==> flow/design.v <==
module bldc_esc #(parameter DATA_WIDTH = 16,parameter debounce = 3)(
  input clk,              		 
  input reset,            		 
  input pwm_en,						 
  input encoder_a,  				 
  input encoder_b,  				 
  input [DATA_WIDTH-1:0] pwm_period,	 
  input [DATA_WIDTH-1:0] period_reference,	 
  input [DATA_WIDTH-1:0] Kp_ext, 
  input [DATA_WIDTH-1:0] Ki_ext, 
  input [DATA_WIDTH-1:0] Kd_ext, 
  input override_internal_pid,		 
  output reg motor_positive,   		 
  output reg motor_negative 			 
);
  reg motor_pwm;
  reg [DATA_WIDTH-1:0] pwm_counter;
  reg [DATA_WIDTH-1:0] pwm_duty_cycle;
  reg [1:0]encoder_state;
  reg [1:0]prev_encoder_state;
  reg [1:0]pwm_direction;
  reg [DATA_WIDTH-1:0] period_speed ; 
  reg [DATA_WIDTH-1:0] speed_ctr;
  reg [DATA_WIDTH-1:0] Kp ;
  reg [DATA_WIDTH-1:0] Ki ;
  reg [DATA_WIDTH-1:0] Kd ;
  reg signed[DATA_WIDTH-1:0] error;
  reg signed[(DATA_WIDTH)-1:0] integral;
  reg signed[DATA_WIDTH-1:0] derivative;
  reg signed [(DATA_WIDTH)-1:0] pid_output;
  reg signed[DATA_WIDTH-1:0] previous_error;
  reg [2:0] encoder_a_shift_reg;
  reg encoder_a_reg;
  reg [2:0] encoder_b_shift_reg;
  reg encoder_b_reg;
 always @(posedge clk or posedge reset) begin
    if (reset) begin
        integral <= 16'b0;
        pwm_counter <= {DATA_WIDTH{1'b0}};
        encoder_state <= 2'b0;
        prev_encoder_state <= 2'b0;
        pwm_direction<=2'b00;
        motor_positive<=1'b0;
        motor_negative<=1'b0;
        Kp <= 16'd1;
        Ki <= 16'd0;
        Kd <= 16'd0;
        speed_ctr<={DATA_WIDTH{1'b0}};
        previous_error <= {DATA_WIDTH{1'b0}};
        error<=8'b0;
        period_speed <= 16'b0;
        pid_output <= 16'b0;
        derivative <= 16'b0;
        pwm_duty_cycle <= 16'b0;
        motor_pwm <= 1'b0;
        encoder_a_shift_reg <= 3'b0;
        encoder_a_reg <= 1'b0;
        encoder_b_shift_reg <= 3'b0;
        encoder_b_reg <= 1'b0;
    end 
    else begin
        encoder_a_shift_reg <= {encoder_a_shift_reg[debounce-2:0],encoder_a};
        if (encoder_a_shift_reg == {debounce{1'b0}} || encoder_a_shift_reg == {debounce{1'b1}})begin
            encoder_a_reg <= encoder_a_shift_reg[0];
        end
        encoder_b_shift_reg <= {encoder_b_shift_reg[debounce-2:0],encoder_b};
        if (encoder_b_shift_reg == {debounce{1'b0}} || encoder_b_shift_reg == {debounce{1'b1}})begin
            encoder_b_reg <= encoder_b_shift_reg[0];
        end
        pid_output <= Kp * error + Ki * integral + Kd * derivative;	 
        if(pid_output<1) begin			 
			pwm_duty_cycle<=pwm_period;
		end 
		else if (pid_output>pwm_period) begin	 
			pwm_duty_cycle<=1;
		end 
		else begin
			pwm_duty_cycle<= pid_output;	 
		end
        derivative <= error - previous_error;
        if (integral + error > 2047) begin  
            integral <= 2047;  
        end 
        else if (integral + error < -2048) begin
            integral <= -2048; 
        end 
        else begin
            integral <= integral + error;  
        end
        previous_error<=error;
        error <= period_reference - period_speed;
        motor_pwm <= (pwm_counter < pwm_duty_cycle) & pwm_en;  
        if (pwm_counter == pwm_period) begin
            pwm_counter <= 16'd0;
        end
        else begin
            pwm_counter <= pwm_counter + 1;
        end
        encoder_state <= {encoder_a_reg, encoder_b_reg};
        prev_encoder_state <= encoder_state;
        case ({encoder_state, prev_encoder_state})
            4'b0100, 4'b1101,4'b1011: begin 
                pwm_direction<=2'b10;
            end
            4'b1000,4'b1110,4'b0111: begin 
                pwm_direction<=2'b01;
            end
            4'b1100, 4'b0011, 4'b1001,4'b0110: begin 
                pwm_direction<=2'b00;
            end
            default: begin
                pwm_direction<=pwm_direction; 
            end
        endcase
        if(pwm_en==1'b0)begin
            motor_positive<=1'b0;
            motor_negative<=1'b0;
		end 
		else begin
            case(pwm_direction)
                2'b00: begin
      				if(period_reference>32767) begin  
						motor_positive<=1'b0;
						motor_negative<=motor_pwm;
					end
					else begin
						motor_positive<=motor_pwm;
						motor_negative<=1'b0;
					end
                end 
                2'b01:begin
                    motor_positive<=1'b0;
                    motor_negative<=motor_pwm;
                end
                2'b10:begin
                    motor_positive<=motor_pwm;
                    motor_negative<=1'b0;
                end
                default: begin
                    motor_positive <= 1'b0;
                    motor_negative <= 1'b0;
                end
            endcase
        end
		if(override_internal_pid) begin
			Kp<=Kp_ext;
			Ki<=Ki_ext;
			Kd<=Kd_ext;
		end 
		else begin
			Kp<=Kp;
			Ki<=Ki;
			Kd<=Kd;
		end
      if((prev_encoder_state[0]==1'b0 && encoder_a_reg==1'b1) || speed_ctr==16'h00ff) begin
            period_speed<=speed_ctr;
            speed_ctr<={DATA_WIDTH{1'b0}};
        end else begin
            speed_ctr<=speed_ctr+1;
        end
    end
 end
endmodule
Appendix: tool output

**Reports on bldc_esc**

Module bldc_esc before and after one edit of its RTL, step after step.
"before" refers to lines of the RTL above, "after" to lines of the edited file.
"difference" is "after" less "before", of the values as shown.
Library cell names are shortened.
A cell with n/a has no value.

- Top: bldc_esc
- Clock input: clk
- Standard-cell library: sky130hd
- Timing corner: tt_025C_1v80

**Edit of the RTL**

The edit as a unified diff against the file above.
The edit is scripted: it alters the design's behaviour and was not made to optimise anything.

```diff
@@ -1,3 +1,3 @@
-module bldc_esc #(parameter DATA_WIDTH = 16,parameter debounce = 3)(
+module bldc_esc #(parameter DATA_WIDTH = 16,parameter debounce = 4)(
   input clk,              		 
   input reset,            		 
```

**Elaborated design**

Counts by Yosys on the flattened word-level netlist (proc, flatten, opt, wreduce; memories kept). Register bits leave out memories and registers merged into their read ports (data or address). Print and check cells are left out.

Cells by class:

| what | before | after | difference |
|---|---|---|---|
| $add $sub $neg | 8 | 8 | 0 |
| multipliers | 3 | 3 | 0 |
| divide/modulo/power cells | 0 | 0 | 0 |
| magnitude comparators | 6 | 6 | 0 |
| eq/ne operators | 16 | 14 | -2 |
| shift operators | 0 | 0 | 0 |
| mux-type cells | 13 | 13 | 0 |
| bitwise logic cells | 2 | 2 | 0 |
| reductions and logical operators | 11 | 9 | -2 |

Operators by type and width:

| kind | before | after | difference |
|---|---|---|---|
| 1-bit logical OR | 3 | 1 | -2 |
| 3-bit equality test with constant B | 2 | 0 | -2 |
| 4-bit equality test with constant B | 6 | 6 | 0 |
| 16-bit two-way mux | 6 | 6 | 0 |
| 1-bit two-way mux | 4 | 4 | 0 |
| 16-bit adder | 3 | 3 | 0 |
| 4-bit by 3-bit equality test with 1-bit output with constant B | 3 | 3 | 0 |
| 16-bit by 16-bit multiplier with 16-bit output | 3 | 3 | 0 |
| 16-bit by 1-bit adder with 16-bit output with constant B | 2 | 2 | 0 |
| 3-bit zero test | 2 | 2 | 0 |
| 1-bit case mux with 2-bit select | 2 | 2 | 0 |
| 3-bit OR reduction | 2 | 2 | 0 |
| 16-bit subtractor | 2 | 2 | 0 |
| 16-bit by 16-bit adder with 17-bit output | 1 | 1 | 0 |
| 1-bit bitwise AND | 1 | 1 | 0 |
| 16-bit equality test | 1 | 1 | 0 |
| 16-bit by 8-bit equality test with 1-bit output with constant B | 1 | 1 | 0 |
| 2-bit by 1-bit equality test with 1-bit output with constant B | 1 | 1 | 0 |
| 2-bit equality test with constant B | 1 | 1 | 0 |
| 4-bit by 2-bit equality test with 1-bit output with constant B | 1 | 1 | 0 |
| 16-bit by 15-bit greater-than comparator with 1-bit output with constant B | 1 | 1 | 0 |
| 16-bit greater-than comparator | 1 | 1 | 0 |
| 17-bit by 12-bit greater-than comparator with 1-bit output with constant B | 1 | 1 | 0 |
| 1-bit logical AND | 1 | 1 | 0 |
| 2-bit zero test | 1 | 1 | 0 |
| 16-bit < comparator | 1 | 1 | 0 |
| 16-bit by 2-bit < comparator with 1-bit output with constant B | 1 | 1 | 0 |
| 17-bit by 12-bit < comparator with 1-bit output with constant B | 1 | 1 | 0 |

The list need not be complete.

Storage and ports:

| what | before | after | difference |
|---|---|---|---|
| register bits after elaboration | 209 | 209 | 0 |
| bits in latches | 0 | 0 | 0 |
| RAM bits | 0 | 0 | 0 |
| bits in read-only memories | 0 | 0 | 0 |
| word width x clocked read ports | 0 | 0 | 0 |
| memory cells | 0 | 0 | 0 |
| input bits | 86 | 86 | 0 |

**Depth**

Depth = most cells in a row (Yosys ltp): at word level without a register or memory, in the mapped netlist without a sequential cell, where the memories' decode and read muxes count.

Depth:

| what | before | after | difference |
|---|---|---|---|
| word-level depth | 4 | 4 | 0 |
| ABC_AREA | 0 | 0 | n/a |
| gate-level depth with buffers | 25 | 26 | +1 |
| mapped depth without buffers | 24 | 25 | +1 |

**Netlist**

Yosys stat after the flow's synthesis: flattened, memories mapped to cells. It holds for the ABC_AREA given above (unset counts as 0); a run with the other value may have another netlist.

Cell types:

| type | before | after | difference |
|---|---|---|---|
| a21o_1 | 6 | 19 | +13 |
| inv_1 | 492 | 484 | -8 |
| o21ai_2 | 9 | 2 | -7 |
| nor2_1 | 76 | 82 | +6 |
| o21ai_0 | 44 | 39 | -5 |
| a211o_1 | 2 | 7 | +5 |
| a21oi_1 | 47 | 43 | -4 |
| o21ai_1 | 6 | 2 | -4 |
| xor2_1 | 47 | 44 | -3 |
| and3_1 | 16 | 13 | -3 |
| nor4_1 | 10 | 7 | -3 |
| a211oi_1 | 8 | 5 | -3 |
| a2111oi_0 | 3 | 0 | -3 |
| or3_1 | 11 | 9 | -2 |
| o211ai_1 | 4 | 6 | +2 |
| o31ai_2 | 2 | 0 | -2 |
| nor4b_1 | 1 | 3 | +2 |
| a21boi_0 | 0 | 2 | +2 |

The list need not be complete.

Mapped netlist:

| what | before | after | difference |
|---|---|---|---|
| mapped cells | 2364 | 2353 | -11 |
| chip area (Yosys) (um^2) | 22750.6 | 22745.6 | -5.0 |
| area of sequential cells (um^2) | 5257.5 | 5257.5 | 0.0 |
| mapped flip-flops | 210 | 210 | 0 |
| buffer cells | 65 | 65 | 0 |

**Timing after synthesis**

Path of least setup slack by OpenSTA after synthesis, without wires, with an ideal clock, recovery checks aside; 20% of the period is set as input and as output delay. Where synthesis merged equal registers, the netlist keeps one of their names.

Path after synthesis:

| what | before | after | difference |
|---|---|---|---|
| kind | flip-flop to flip-flop | flip-flop to flip-flop | n/a |
| start | register error[3] | register error[3] | n/a |
| end | register pid_output[15] | register pid_output[15] | n/a |
| clock period (ps) | 8000 | 8000 | 0 |
| library setup time (ps) | 80 | 134 | +54 |
| time at the first pin (ps) | 0 | 0 | 0 |
| data arrival time (ps) | 6584 | 6542 | -42 |
| required time (ps) | 7920 | 7866 | -54 |
| setup slack (ps) | 1336 | 1324 | -12 |
| delay of the path (ps) | 6664 | 6676 | +12 |
| stages on the path | 25 | 25 | 0 |
| synthesis period reached (ps) | 6664 | 6676 | +12 |

"delay of the path" = arrival - input delay + setup time.
"stages on the path": output pins that drive a net of the path, with the launching flip-flop's if there is one; two outputs of one cell count as two.
"synthesis period reached" = period - worst setup slack (recovery checks aside). The figure is calculated, with input and output delays left at 20% of the set period.
The rows between start and end are the longest chain of elaborated cells between them; the timing report does not say that the signal goes this way. Where chains are equally long, one stands for them.
Each line given opens the expression or statement behind the cell; cells for indexed reads and writes are added by Yosys, which also makes memories of some case tables.

Between the ends, after synthesis, before:
- Cells stage by stage: dfrtp_1 > clkbuf_1 > and2_1 > fa_1 > inv_1 > fa_1 > fa_1 > inv_1 > fa_1 > inv_1 > fa_1 > inv_1 > fa_1 > fa_1 > fa_1 > inv_1 > fa_1 > inv_1 > ha_1 > inv_1 > o21bai_1 > a21oi_1 > o21ai_0 > o41ai_1 > xnor2_1
- Length of the longest elaborated chain: 3
- Elaborated cells on any way between the ends: 3
- Source lines of those cells: 1
- Those cells by class: add/sub (2); mul (1)

RTL lines, path after synthesis, before:

| what | RTL line | source |
|---|---|---|
| start: declaration | 27 | `reg signed[DATA_WIDTH-1:0] error;` |
| start: assignment | 50 | `error<=8'b0;` |
| start: assignment | 91 | `error <= period_reference - period_speed;` |
| 16-bit by 16-bit multiplier with 16-bit output | 70 | `pid_output <= Kp * error + Ki * integral + Kd * derivative;` |
| 16-bit adder x2 | 70 |  |
| end: assignment | 52 | `pid_output <= 16'b0;` |
| end: assignment | 70 |  |
| end: declaration | 30 | `reg signed [(DATA_WIDTH)-1:0] pid_output;` |

Between the ends, after synthesis, after:
- Cells stage by stage: dfrtp_1 > clkbuf_1 > and2_1 > fa_1 > inv_1 > fa_1 > fa_1 > inv_1 > fa_1 > inv_1 > fa_1 > inv_1 > fa_1 > fa_1 > fa_1 > inv_1 > fa_1 > inv_1 > ha_1 > inv_1 > o21bai_1 > a21oi_1 > o21ai_0 > o41ai_1 > xnor2_1
- Length of the longest elaborated chain: 3
- Elaborated cells on any way between the ends: 3
- Source lines of those cells: 1
- Those cells by class: add/sub (2); mul (1)

RTL lines, path after synthesis, after:

| what | RTL line | source |
|---|---|---|
| start: declaration | 27 | `reg signed[DATA_WIDTH-1:0] error;` |
| start: assignment | 50 | `error<=8'b0;` |
| start: assignment | 91 | `error <= period_reference - period_speed;` |
| 16-bit by 16-bit multiplier with 16-bit output | 70 | `pid_output <= Kp * error + Ki * integral + Kd * derivative;` |
| 16-bit adder x2 | 70 |  |
| end: assignment | 52 | `pid_output <= 16'b0;` |
| end: assignment | 70 |  |
| end: declaration | 30 | `reg signed [(DATA_WIDTH)-1:0] pid_output;` |

**Path in the finished layout**

From the final timing report of the runs of set A: the path of least setup slack in the routed layout; clock arrival at registers is part of the times.
The report prints the path's times to 10 ps; the period is as set.

Path post-layout:

| what | before | after | difference |
|---|---|---|---|
| kind | flip-flop to flip-flop | flip-flop to flip-flop | n/a |
| start | register error[6] | register Kp[0] | n/a |
| end | register pid_output[15] | register pid_output[15] | n/a |
| clock period (ps) | 7400 | 7400 | 0 |
| library setup time (ps) | 130 | 120 | -10 |
| time at the first pin (ps) | 580 | 570 | -10 |
| data arrival time (ps) | 7550 | 7500 | -50 |
| required time (ps) | 7820 | 7850 | +30 |
| setup slack (ps) | 280 | 340 | +60 |
| stages on the path | 24 | 23 | -1 |

The rows between start and end are the longest chain of elaborated cells between them; the timing report does not say that the signal goes this way. Where chains are equally long, one stands for them.
A register here has more assigning lines than the two given.

Between the ends, post-layout, before:
- Cells stage by stage: dfrtp_1 > nand2_1 > fa_1 > inv_1 > fa_1 > inv_1 > fa_1 > inv_1 > fa_1 > inv_1 > fa_1 > fa_1 > fa_1 > inv_1 > fa_1 > inv_1 > fa_1 > xnor2_1 > xnor2_1 > xnor2_1 > xnor2_1 > xnor2_1 > xnor2_1 > xnor2_1
- Length of the longest elaborated chain: 3
- Elaborated cells on any way between the ends: 3
- Source lines of those cells: 1
- Those cells by class: add/sub (2); mul (1)

RTL lines, path post-layout, before:

| what | RTL line | source |
|---|---|---|
| start: declaration | 27 | `reg signed[DATA_WIDTH-1:0] error;` |
| start: assignment | 50 | `error<=8'b0;` |
| start: assignment | 91 | `error <= period_reference - period_speed;` |
| 16-bit by 16-bit multiplier with 16-bit output | 70 | `pid_output <= Kp * error + Ki * integral + Kd * derivative;` |
| 16-bit adder x2 | 70 |  |
| end: assignment | 52 | `pid_output <= 16'b0;` |
| end: assignment | 70 |  |
| end: declaration | 30 | `reg signed [(DATA_WIDTH)-1:0] pid_output;` |

Between the ends, post-layout, after:
- Cells stage by stage: dfstp_2 > nand2_1 > fa_1 > fa_1 > inv_1 > fa_1 > fa_1 > inv_1 > fa_1 > fa_1 > fa_1 > inv_1 > fa_1 > inv_1 > fa_1 > xnor2_1 > xnor2_1 > xnor2_1 > xnor2_1 > xnor2_1 > xnor2_1 > xnor2_2 > xnor2_1
- Length of the longest elaborated chain: 3
- Elaborated cells on any way between the ends: 3
- Source lines of those cells: 1
- Those cells by class: add/sub (2); mul (1)

RTL lines, path post-layout, after:

| what | RTL line | source |
|---|---|---|
| start: declaration | 24 | `reg [DATA_WIDTH-1:0] Kp ;` |
| start: assignment | 146 | `Kp<=Kp_ext;` |
| start: assignment | 151 | `Kp<=Kp;` |
| 16-bit by 16-bit multiplier with 16-bit output | 70 | `pid_output <= Kp * error + Ki * integral + Kd * derivative;` |
| 16-bit adder x2 | 70 |  |
| end: assignment | 52 | `pid_output <= 16'b0;` |
| end: assignment | 70 |  |
| end: declaration | 30 | `reg signed [(DATA_WIDTH)-1:0] pid_output;` |

**Measured runs**

Both versions went through the flow (Yosys, OpenROAD) with the same settings in each pair. Constraints: input delay and output delay 20% of the set period each, output load 0.01 pF.

Flow settings, set A:
- CORE_UTILIZATION: 40
- PLACE_DENSITY: 0.6
- period_ns: 7.4
- CAP_MARGIN: 20
- CORE_MARGIN: 2
- SLEW_MARGIN: 20

Results, set A:

| what | before | after | difference |
|---|---|---|---|
| synthesized cell area (um^2) | 22750.6 | 22745.6 | -5.0 |
| die footprint (um^2) | 58799.0 | 58786.9 | -12.1 |
| standard-cell area after layout (um^2) | 25519.5 | 25629.6 | +110.1 |
| post-layout utilization (%) | 45.3 | 45.5 | +0.2 |
| smallest setup slack (ps) | 279 | 344 | +65 |
| sum of negative setup slack (ps) | 0 | 0 | 0 |
| clock period reached (ps) | 7121 | 7056 | -65 |

Flow settings, set B:
- ABC_AREA: 1
- CELL_PAD_IN_SITES_DETAIL_PLACEMENT: 0
- CELL_PAD_IN_SITES_GLOBAL_PLACEMENT: 2
- CORE_UTILIZATION: 52
- MAX_ROUTING_LAYER: met5
- MIN_ROUTING_LAYER: met1
- PLACE_DENSITY_LB_ADDON: 0.18
- SETUP_SLACK_MARGIN: 0.68
- SLEW_MARGIN: 35
- period_ns: 13.0
- CAP_MARGIN: 20
- CORE_MARGIN: 2

Results, set B:

| what | before | after | difference |
|---|---|---|---|
| synthesized cell area (um^2) | 23879.2 | 24021.8 | +142.6 |
| die footprint (um^2) | 47650.5 | 47930.3 | +279.8 |
| standard-cell area after layout (um^2) | 26241.4 | 26335.3 | +93.9 |
| post-layout utilization (%) | 57.8 | 57.9 | +0.1 |
| smallest setup slack (ps) | 5681 | 5647 | -34 |
| sum of negative setup slack (ps) | 0 | 0 | 0 |
| clock period reached (ps) | 7319 | 7353 | +34 |

"clock period reached" is the run's clock period less its worst setup slack. It is reckoned from that one timing run; input and output delays stay at 20% of the period that was set.
